==> flow/design.v <==
module adc_interface (
    input wire clk,
    input wire rst_n,
    input wire [11:0] adc_data,
    input wire adc_valid,
    output reg [11:0] voltage_fb,
    output reg data_ready
);
    always @(posedge clk or negedge rst_n) begin
        if (!rst_n) begin
            voltage_fb <= 12'd0;
            data_ready <= 1'b0;
        end else begin
            if (adc_valid) begin
                voltage_fb <= adc_data;
                data_ready <= 1'b1;
            end else begin
                data_ready <= 1'b0;
            end
        end
    end
endmodule
module pid_controller #(
    parameter DATA_WIDTH = 12,
    parameter KP = 16'd100,
    parameter KI = 16'd10,
    parameter KD = 16'd5,
    parameter SETPOINT = 12'd2048
)(
    input wire clk,
    input wire rst_n,
    input wire [DATA_WIDTH-1:0] feedback,
    input wire fb_valid,
    output reg [9:0] control_out,
    output reg out_valid
);
    reg signed [DATA_WIDTH:0] error;
    reg signed [DATA_WIDTH:0] prev_error;
    reg signed [31:0] integral;
    reg signed [DATA_WIDTH:0] derivative;
    reg signed [31:0] p_term, i_term, d_term;
    reg signed [31:0] pid_sum;
    always @(posedge clk or negedge rst_n) begin
        if (!rst_n) begin
            error <= 0;
            prev_error <= 0;
            integral <= 0;
            derivative <= 0;
            p_term <= 0;
            i_term <= 0;
            d_term <= 0;
            pid_sum <= 0;
            control_out <= 10'd512;
            out_valid <= 1'b0;
        end else if (fb_valid) begin
            error <= SETPOINT - feedback;
            prev_error <= error;
            if (integral + error > 32'sd100000)
                integral <= 32'sd100000;
            else if (integral + error < -32'sd100000)
                integral <= -32'sd100000;
            else
                integral <= integral + error;
            derivative <= error - prev_error;
            p_term <= ($signed({16'd0, KP}) * error) >>> 8;
            i_term <= ($signed({16'd0, KI}) * integral) >>> 16;
            d_term <= ($signed({16'd0, KD}) * derivative) >>> 8;
            pid_sum <= p_term + i_term + d_term + 32'sd512;
            if (pid_sum > 32'sd1023)
                control_out <= 10'd1023;
            else if (pid_sum < 32'sd0)
                control_out <= 10'd0;
            else
                control_out <= pid_sum[9:0];
            out_valid <= 1'b1;
        end else begin
            out_valid <= 1'b0;
        end
    end
endmodule
module pwm_generator #(
    parameter CLK_FREQ = 100_000_000,
    parameter PWM_FREQ = 100_000,
    parameter PWM_RESOLUTION = 10
)(
    input wire clk,
    input wire rst_n,
    input wire [PWM_RESOLUTION-1:0] duty_cycle,
    output reg pwm_out
);
    localparam COUNTER_MAX = CLK_FREQ / PWM_FREQ;
    reg [$clog2(COUNTER_MAX)-1:0] counter;
    reg [PWM_RESOLUTION-1:0] duty_reg;
    reg [PWM_RESOLUTION-1:0] compare_val;
    always @(posedge clk or negedge rst_n) begin
        if (!rst_n) begin
            counter <= 0;
            duty_reg <= 0;
            compare_val <= 0;
            pwm_out <= 1'b0;
        end else begin
            if (counter < COUNTER_MAX - 1) begin
                counter <= counter + 1;
            end else begin
                counter <= 0;
                duty_reg <= duty_cycle;
            end
            compare_val <= (duty_reg * COUNTER_MAX) >> PWM_RESOLUTION;
            pwm_out <= (counter < compare_val) ? 1'b1 : 1'b0;
        end
    end
endmodule
module buck_converter_top #(
    parameter CLK_FREQ = 100_000_000,
    parameter PWM_FREQ = 100_000,
    parameter V_REF = 12'd2048,
    parameter KP = 16'd100,
    parameter KI = 16'd10,
    parameter KD = 16'd5
)(
    input wire clk,
    input wire rst_n,
    input wire [11:0] adc_data,
    input wire adc_valid,
    output wire pwm_out,
    output wire [11:0] voltage_monitor,
    output wire [9:0] duty_cycle_monitor
);
    wire [11:0] voltage_fb;
    wire adc_ready;
    wire [9:0] duty_cycle;
    wire pid_valid;
    adc_interface adc_if (
        .clk(clk),
        .rst_n(rst_n),
        .adc_data(adc_data),
        .adc_valid(adc_valid),
        .voltage_fb(voltage_fb),
        .data_ready(adc_ready)
    );
    pid_controller #(
        .DATA_WIDTH(12),
        .KP(KP),
        .KI(KI),
        .KD(KD),
        .SETPOINT(V_REF)
    ) pid_ctrl (
        .clk(clk),
        .rst_n(rst_n),
        .feedback(voltage_fb),
        .fb_valid(adc_ready),
        .control_out(duty_cycle),
        .out_valid(pid_valid)
    );
    pwm_generator #(
        .CLK_FREQ(CLK_FREQ),
        .PWM_FREQ(PWM_FREQ),
        .PWM_RESOLUTION(10)
    ) pwm_gen (
        .clk(clk),
        .rst_n(rst_n),
        .duty_cycle(duty_cycle),
        .pwm_out(pwm_out)
    );
    assign voltage_monitor = voltage_fb;
    assign duty_cycle_monitor = duty_cycle;
endmodule
== From RTL to reports: buck_converter_top ==
Tool output for the design above before and after an edit, in the order of the flow.
"before" refers to lines of the RTL above, "after" to lines of the edited file.
"change" is "after" less "before", of the values as shown.
Operators carry their Yosys type and port widths (W data, S select, Z words).
Cell names lack the library's common part.
A cell with n/a has no value.

* Top: buck_converter_top
* Clock: clk
* Library: sky130hd
* Corner: tt_025C_1v80

== Diff ==
The edit as a unified diff against the file above.
The edited RTL no longer does the same as the RTL above: the edit was made by script, with no optimisation intended.

<pre>
@@ -97,5 +97,4 @@
             counter <= 0;
             duty_reg <= 0;
-            compare_val <= 0;
             pwm_out <= 1'b0;
         end else begin
@@ -106,8 +105,8 @@
                 duty_reg <= duty_cycle;
             end
-            compare_val <= (duty_reg * COUNTER_MAX) >> PWM_RESOLUTION;
             pwm_out <= (counter < compare_val) ? 1'b1 : 1'b0;
         end
     end
+    always @(*) compare_val = (duty_reg * COUNTER_MAX) >> PWM_RESOLUTION;
 endmodule
 module buck_converter_top #(
</pre>

== After elaboration ==
Counts by Yosys on the flattened word-level netlist (proc, flatten, opt, wreduce; memories kept). Register bits leave out memories and registers merged into their read ports (data or address); mux counts leave out enables and synchronous resets folded into registers. Print and check cells are left out. Cells with the same type and inputs are merged into one.

{| class="wikitable"
|+ Word-level totals
! element !! before !! after !! change
|-
| register bits || 195 || 185 || -10
|-
| bits in latches || 0 || 0 || 0
|-
| RAM bits || 0 || 0 || 0
|-
| bits in read-only memories || 0 || 0 || 0
|-
| clocked read ports x word width || 0 || 0 || 0
|-
| memories kept || 0 || 0 || 0
|-
| bits of input ports || 15 || 15 || 0
|-
| output and inout bits || 23 || 23 || 0
|}

{| class="wikitable"
|+ Cells by class
! element !! before !! after !! change
|-
| $add $sub $neg || 7 || 7 || 0
|-
| multipliers || 4 || 4 || 0
|-
| div/mod/pow operators || 0 || 0 || 0
|-
| order comparisons || 6 || 6 || 0
|-
| eq/ne operators || 0 || 0 || 0
|-
| shift operators || 0 || 0 || 0
|-
| muxes and demuxes || 7 || 7 || 0
|-
| bitwise gates (word level) || 0 || 0 || 0
|-
| reduce/logical cells || 0 || 0 || 0
|}

Unchanged operator kinds not shown: 20.

== Depth ==
Depth = most cells in a row (Yosys ltp): at word level without a register or memory, in the mapped netlist without a sequential cell, where the memories' decode and read muxes count.

{| class="wikitable"
|+ Depth
! element !! before !! after !! change
|-
| depth in word-level cells || 4 || 4 || 0
|-
| ABC_AREA || 0 || 0 || n/a
|-
| depth in mapped cells || 18 || 24 || +6
|-
| gate-level depth less buffers || 18 || 24 || +6
|}

== Mapped cells and area ==
Yosys stat after the flow's synthesis: flattened, memories mapped to cells. It holds for the ABC_AREA given above (unset counts as 0); a run with the other value may have another netlist.

{| class="wikitable"
|+ Cell types
! cell !! before !! after !! change
|-
| nor2_1 || 127 || 87 || -40
|-
| o2bb2ai_1 || 3 || 23 || +20
|-
| o21ai_0 || 103 || 121 || +18
|-
| o22ai_1 || 16 || 3 || -13
|-
| dfrtp_1 || 191 || 181 || -10
|-
| nand2_1 || 100 || 109 || +9
|-
| nand2b_1 || 6 || 14 || +8
|-
| inv_1 || 162 || 155 || -7
|-
| xnor2_1 || 80 || 73 || -7
|-
| xor2_1 || 31 || 37 || +6
|-
| o21a_1 || 18 || 12 || -6
|-
| and3_1 || 14 || 8 || -6
|-
| a211oi_2 || 7 || 1 || -6
|-
| o22a_1 || 0 || 6 || +6
|-
| o31ai_1 || 22 || 17 || -5
|-
| a31oi_1 || 8 || 13 || +5
|-
| buf_2 || 7 || 2 || -5
|-
| o21ai_1 || 6 || 1 || -5
|}

Unchanged cell types not shown: 12.
The list need not be complete.

{| class="wikitable"
|+ Mapped netlist
! element !! before !! after !! change
|-
| cell count || 1645 || 1616 || -29
|-
| cell area after synthesis (µm²) || 15766.4 || 15433.6 || -332.8
|-
| mapped flip-flops || 192 || 182 || -10
|-
| buffers || 53 || 48 || -5
|}

The figures by module come from a second, unflattened synthesis with its own total; it is not the netlist above.

{| class="wikitable"
|+ Unflattened totals
! element !! before !! after !! change
|-
| cell total of the unflattened synthesis || 1599 || 1566 || -33
|-
| area (unflattened synthesis) (µm²) || 15523.6 || 15193.3 || -330.3
|}

Rows give one instance, submodules left out.

{| class="wikitable"
|+ Modules, before
! module !! times used !! cells !! area (µm²) !! seq. area (µm²)
|-
| pid_controller || 1 || 1277 || 12045.3 || 3479.6
|-
| pwm_generator || 1 || 296 || 2969.1 || 775.7
|-
| adc_interface || 1 || 26 || 509.2 || 325.3
|-
| buck_converter_top || 1 || 0 || 0.0 || 0.0
|}

{| class="wikitable"
|+ Modules, after
! module !! times used !! cells !! area (µm²) !! seq. area (µm²)
|-
| pid_controller || 1 || 1266 || 12032.8 || 3479.6
|-
| pwm_generator || 1 || 274 || 2651.3 || 525.5
|-
| adc_interface || 1 || 26 || 509.2 || 325.3
|-
| buck_converter_top || 1 || 0 || 0.0 || 0.0
|}

== Path before layout ==
OpenSTA on the mapped netlist: ideal clock, no wires. The path of least setup slack (recovery checks aside). Input and output delay are each 20% of the period. Register names are those of the netlist, which keeps one name where synthesis merged equal registers.

{| class="wikitable"
|+ Timing post-synthesis
! element !! before !! after !! change
|-
| kind || register -> register || register -> register || n/a
|-
| start || register pid_ctrl.error[12] || register pwm_gen.duty_reg[2] || n/a
|-
| end || register pid_ctrl.integral[4] || register pwm_gen.pwm_out || n/a
|-
| clock period (ns) || 10.0 || 10.0 || 0.0
|-
| launch time at the first pin (ns) || 0.000 || 0.000 || 0.000
|-
| data arrival time (ns) || 4.287 || 4.912 || +0.625
|-
| required time (ns) || 9.904 || 9.871 || -0.033
|-
| path slack (ns) || 5.617 || 4.959 || -0.658
|-
| delay of the path (ns) || 4.383 || 5.041 || +0.658
|-
| stages || 18 || 20 || +2
|-
| synthesis period reached (ns) || 4.383 || 5.041 || +0.658
|}

"delay of the path" is the arrival time less input delay plus setup time.
"stages": output pins that drive a net of the path, with the launching flip-flop's if there is one; two outputs of one cell count as two.
"synthesis period reached" is the clock period less the worst setup slack; recovery checks do not enter. This is arithmetic on one report: input and output delays are still those of the set period (20% each).
The rows between start and end are the longest chain of elaborated cells between them; the timing report does not say that the signal goes this way. Where chains are equally long, one stands for them.
A line is the first line of the expression or statement that the cell stems from. Yosys adds cells for indexed reads and writes and turns some case tables into memories.
A register here has more assigning lines than the two given.

On the way, post-synthesis, before:
* Cell sequence: dfrtp_1 > ha_1 > buf_4 > and3_4 > and2_4 > a221oi_2 > o22ai_1 > a21o_1 > a221oi_4 > a211o_1 > nand2_1 > a2111oi_0 > nand4_1 > ha_1 > nor2_1 > clkbuf_1 > a32oi_1 > o31ai_1
* Length of the longest elaborated chain: 4
* Elaborated cells between the ends (all ways): 5
* Those cells by class: 1 x add/sub; 2 x compare; 2 x mux

{| class="wikitable"
|+ RTL lines, path post-synthesis, before
! element !! RTL line !! text
|-
| start, declared || 37 || <nowiki>reg signed [DATA_WIDTH:0] error;</nowiki>
|-
| start, assigned || 45 || <nowiki>error <= 0;</nowiki>
|-
| start, assigned || 56 || <nowiki>error <= SETPOINT - feedback;</nowiki>
|-
| $add A32 B13 Y32 || 60 || <nowiki>else if (integral + error < -32'sd100000)</nowiki>
|-
| $lt A32 B18 Y1 || 60 ||
|-
| $mux W32 || 60 ||
|-
| $mux W32 || 58 || <nowiki>if (integral + error > 32'sd100000)</nowiki>
|-
| end, assigned || 61 || <nowiki>integral <= -32'sd100000;</nowiki>
|-
| end, assigned || 63 || <nowiki>integral <= integral + error;</nowiki>
|-
| end, declared || 39 || <nowiki>reg signed [31:0] integral;</nowiki>
|}

On the way, post-synthesis, after:
* Cell sequence: dfrtp_1 > inv_1 > fa_1 > fa_1 > fa_1 > fa_1 > inv_1 > ha_1 > and2_1 > o21ai_0 > o21ai_0 > o211a_1 > o21a_1 > o21a_1 > o21a_1 > or2_2 > ha_1 > nand4_1 > a211oi_1 > a211oi_1
* Length of the longest elaborated chain: 3
* Elaborated cells between the ends (all ways): 3
* Source lines of those cells: 2
* Those cells by class: 1 x mul; 1 x compare; 1 x mux

{| class="wikitable"
|+ RTL lines, path post-synthesis, after
! element !! RTL line !! text
|-
| start, declared || 93 || <nowiki>reg [PWM_RESOLUTION-1:0] duty_reg;</nowiki>
|-
| start, assigned || 98 || <nowiki>duty_reg <= 0;</nowiki>
|-
| start, assigned || 105 || <nowiki>duty_reg <= duty_cycle;</nowiki>
|-
| $mul A10 B7 Y17 || 110 || <nowiki>always @(*) compare_val = (duty_reg * COUNTER_MAX) >> PWM_RESOLUTION;</nowiki>
|-
| $lt A10 B10 Y1 || 107 || <nowiki>pwm_out <= (counter < compare_val) ? 1'b1 : 1'b0;</nowiki>
|-
| $mux W1 || 107 ||
|-
| end, assigned || 99 || <nowiki>pwm_out <= 1'b0;</nowiki>
|-
| end, assigned || 107 ||
|-
| end, declared || 89 || <nowiki>output reg pwm_out</nowiki>
|}

== Path in the finished layout ==
From the final timing report of the runs of pair 1: the path of least setup slack in the routed layout; clock arrival at registers is part of the times.

{| class="wikitable"
|+ Timing post-layout
! element !! before !! after !! change
|-
| kind || register -> register || register -> register || n/a
|-
| start || register pid_ctrl.error[0] || register pwm_gen.duty_reg[3] || n/a
|-
| end || register pid_ctrl.integral[0] || register pwm_gen.pwm_out || n/a
|-
| clock period (ns) || 4.89 || 4.89 || 0.00
|-
| launch time at the first pin (ns) || 0.44 || 0.44 || 0.00
|-
| data arrival time (ns) || 4.91 || 5.32 || +0.41
|-
| required time (ns) || 5.24 || 5.22 || -0.02
|-
| path slack (ns) || 0.32 || -0.10 || -0.42
|-
| stages || 19 || 22 || +3
|}

The rows between start and end are the longest chain of elaborated cells between them; the timing report does not say that the signal goes this way. Where chains are equally long, one stands for them.
A register here has more assigning lines than the two given.

On the way, post-layout, before:
* Cell sequence: dfrtp_1 > ha_1 > fa_1 > a211oi_2 > nor2_1 > o2111ai_2 > nand3_1 > o21ai_1 > xnor2_1 > and3_1 > nand4_1 > a2111oi_0 > nand4_1 > ha_1 > nor2_1 > buf_4 > nand2_1 > a2bb2oi_1 > o21ai_0
* Length of the longest elaborated chain: 4
* Elaborated cells between the ends (all ways): 5
* Those cells by class: 1 x add/sub; 2 x compare; 2 x mux

{| class="wikitable"
|+ RTL lines, path post-layout, before
! element !! RTL line !! text
|-
| start, declared || 37 || <nowiki>reg signed [DATA_WIDTH:0] error;</nowiki>
|-
| start, assigned || 45 || <nowiki>error <= 0;</nowiki>
|-
| start, assigned || 56 || <nowiki>error <= SETPOINT - feedback;</nowiki>
|-
| $add A32 B13 Y32 || 60 || <nowiki>else if (integral + error < -32'sd100000)</nowiki>
|-
| $lt A32 B18 Y1 || 60 ||
|-
| $mux W32 || 60 ||
|-
| $mux W32 || 58 || <nowiki>if (integral + error > 32'sd100000)</nowiki>
|-
| end, assigned || 61 || <nowiki>integral <= -32'sd100000;</nowiki>
|-
| end, assigned || 63 || <nowiki>integral <= integral + error;</nowiki>
|-
| end, declared || 39 || <nowiki>reg signed [31:0] integral;</nowiki>
|}

On the way, post-layout, after:
* Cell sequence: dfrtp_1 > buf_4 > buf_4 > ha_1 > fa_1 > inv_1 > fa_1 > fa_1 > inv_1 > ha_1 > a21oi_2 > o21ai_2 > o211a_1 > o21a_1 > o21a_1 > o21a_1 > nor2_1 > xnor2_1 > ha_1 > nand4_1 > a211oi_2 > a211oi_2
* Length of the longest elaborated chain: 3
* Elaborated cells between the ends (all ways): 3
* Source lines of those cells: 2
* Those cells by class: 1 x mul; 1 x compare; 1 x mux

{| class="wikitable"
|+ RTL lines, path post-layout, after
! element !! RTL line !! text
|-
| start, declared || 93 || <nowiki>reg [PWM_RESOLUTION-1:0] duty_reg;</nowiki>
|-
| start, assigned || 98 || <nowiki>duty_reg <= 0;</nowiki>
|-
| start, assigned || 105 || <nowiki>duty_reg <= duty_cycle;</nowiki>
|-
| $mul A10 B7 Y17 || 110 || <nowiki>always @(*) compare_val = (duty_reg * COUNTER_MAX) >> PWM_RESOLUTION;</nowiki>
|-
| $lt A10 B10 Y1 || 107 || <nowiki>pwm_out <= (counter < compare_val) ? 1'b1 : 1'b0;</nowiki>
|-
| $mux W1 || 107 ||
|-
| end, assigned || 99 || <nowiki>pwm_out <= 1'b0;</nowiki>
|-
| end, assigned || 107 ||
|-
| end, declared || 89 || <nowiki>output reg pwm_out</nowiki>
|}

== Measured runs ==
Both versions went through the flow (Yosys, OpenROAD) with the same settings in each pair. Constraints: input delay and output delay 20% of the set period each, output load 0.01 pF.

Flow settings, pair 1:
* CORE_UTILIZATION: 40
* period_ns: 4.89
* CAP_MARGIN: 20
* CORE_MARGIN: 2
* SLEW_MARGIN: 20

{| class="wikitable"
|+ Final reports, pair 1
! element !! before !! after !! change
|-
| synthesis area (µm²) || 15766.4 || 15433.6 || -332.8
|-
| total die area (µm²) || 41020.4 || 40170.2 || -850.2
|-
| standard-cell area after routing (µm²) || 17331.6 || 17310.4 || -21.2
|-
| utilization after routing (%) || 44.7 || 45.7 || +1.0
|-
| setup slack of the critical path (ns) || 0.321 || -0.102 || -0.423
|-
| total negative setup slack (ns) || 0.000 || -0.102 || -0.102
|-
| worst-case hold slack (ns) || 0.480 || 0.482 || +0.002
|-
| achieved period (ns) || 4.569 || 4.992 || +0.423
|}

Flow settings, pair 2:
* CORE_ASPECT_RATIO: 1.96
* CORE_UTILIZATION: 42
* MIN_ROUTING_LAYER: met2
* SETUP_SLACK_MARGIN: 0.85
* SLEW_MARGIN: 40
* TNS_END_PERCENT: 15
* period_ns: 5.36
* CAP_MARGIN: 20
* CORE_MARGIN: 2

{| class="wikitable"
|+ Final reports, pair 2
! element !! before !! after !! change
|-
| synthesis area (µm²) || 15766.4 || 15433.6 || -332.8
|-
| total die area (µm²) || 39192.8 || 38383.7 || -809.1
|-
| standard-cell area after routing (µm²) || 17406.7 || 17339.1 || -67.6
|-
| utilization after routing (%) || 46.8 || 47.6 || +0.8
|-
| setup slack of the critical path (ns) || 0.853 || 0.447 || -0.406
|-
| total negative setup slack (ns) || 0.000 || 0.000 || 0.000
|-
| worst-case hold slack (ns) || 0.490 || 0.480 || -0.010
|-
| achieved period (ns) || 4.507 || 4.913 || +0.406
|}

"achieved period": clock period set for the run, less the worst setup slack. It is reckoned from that one timing run; input and output delays stay at 20% of the period that was set.
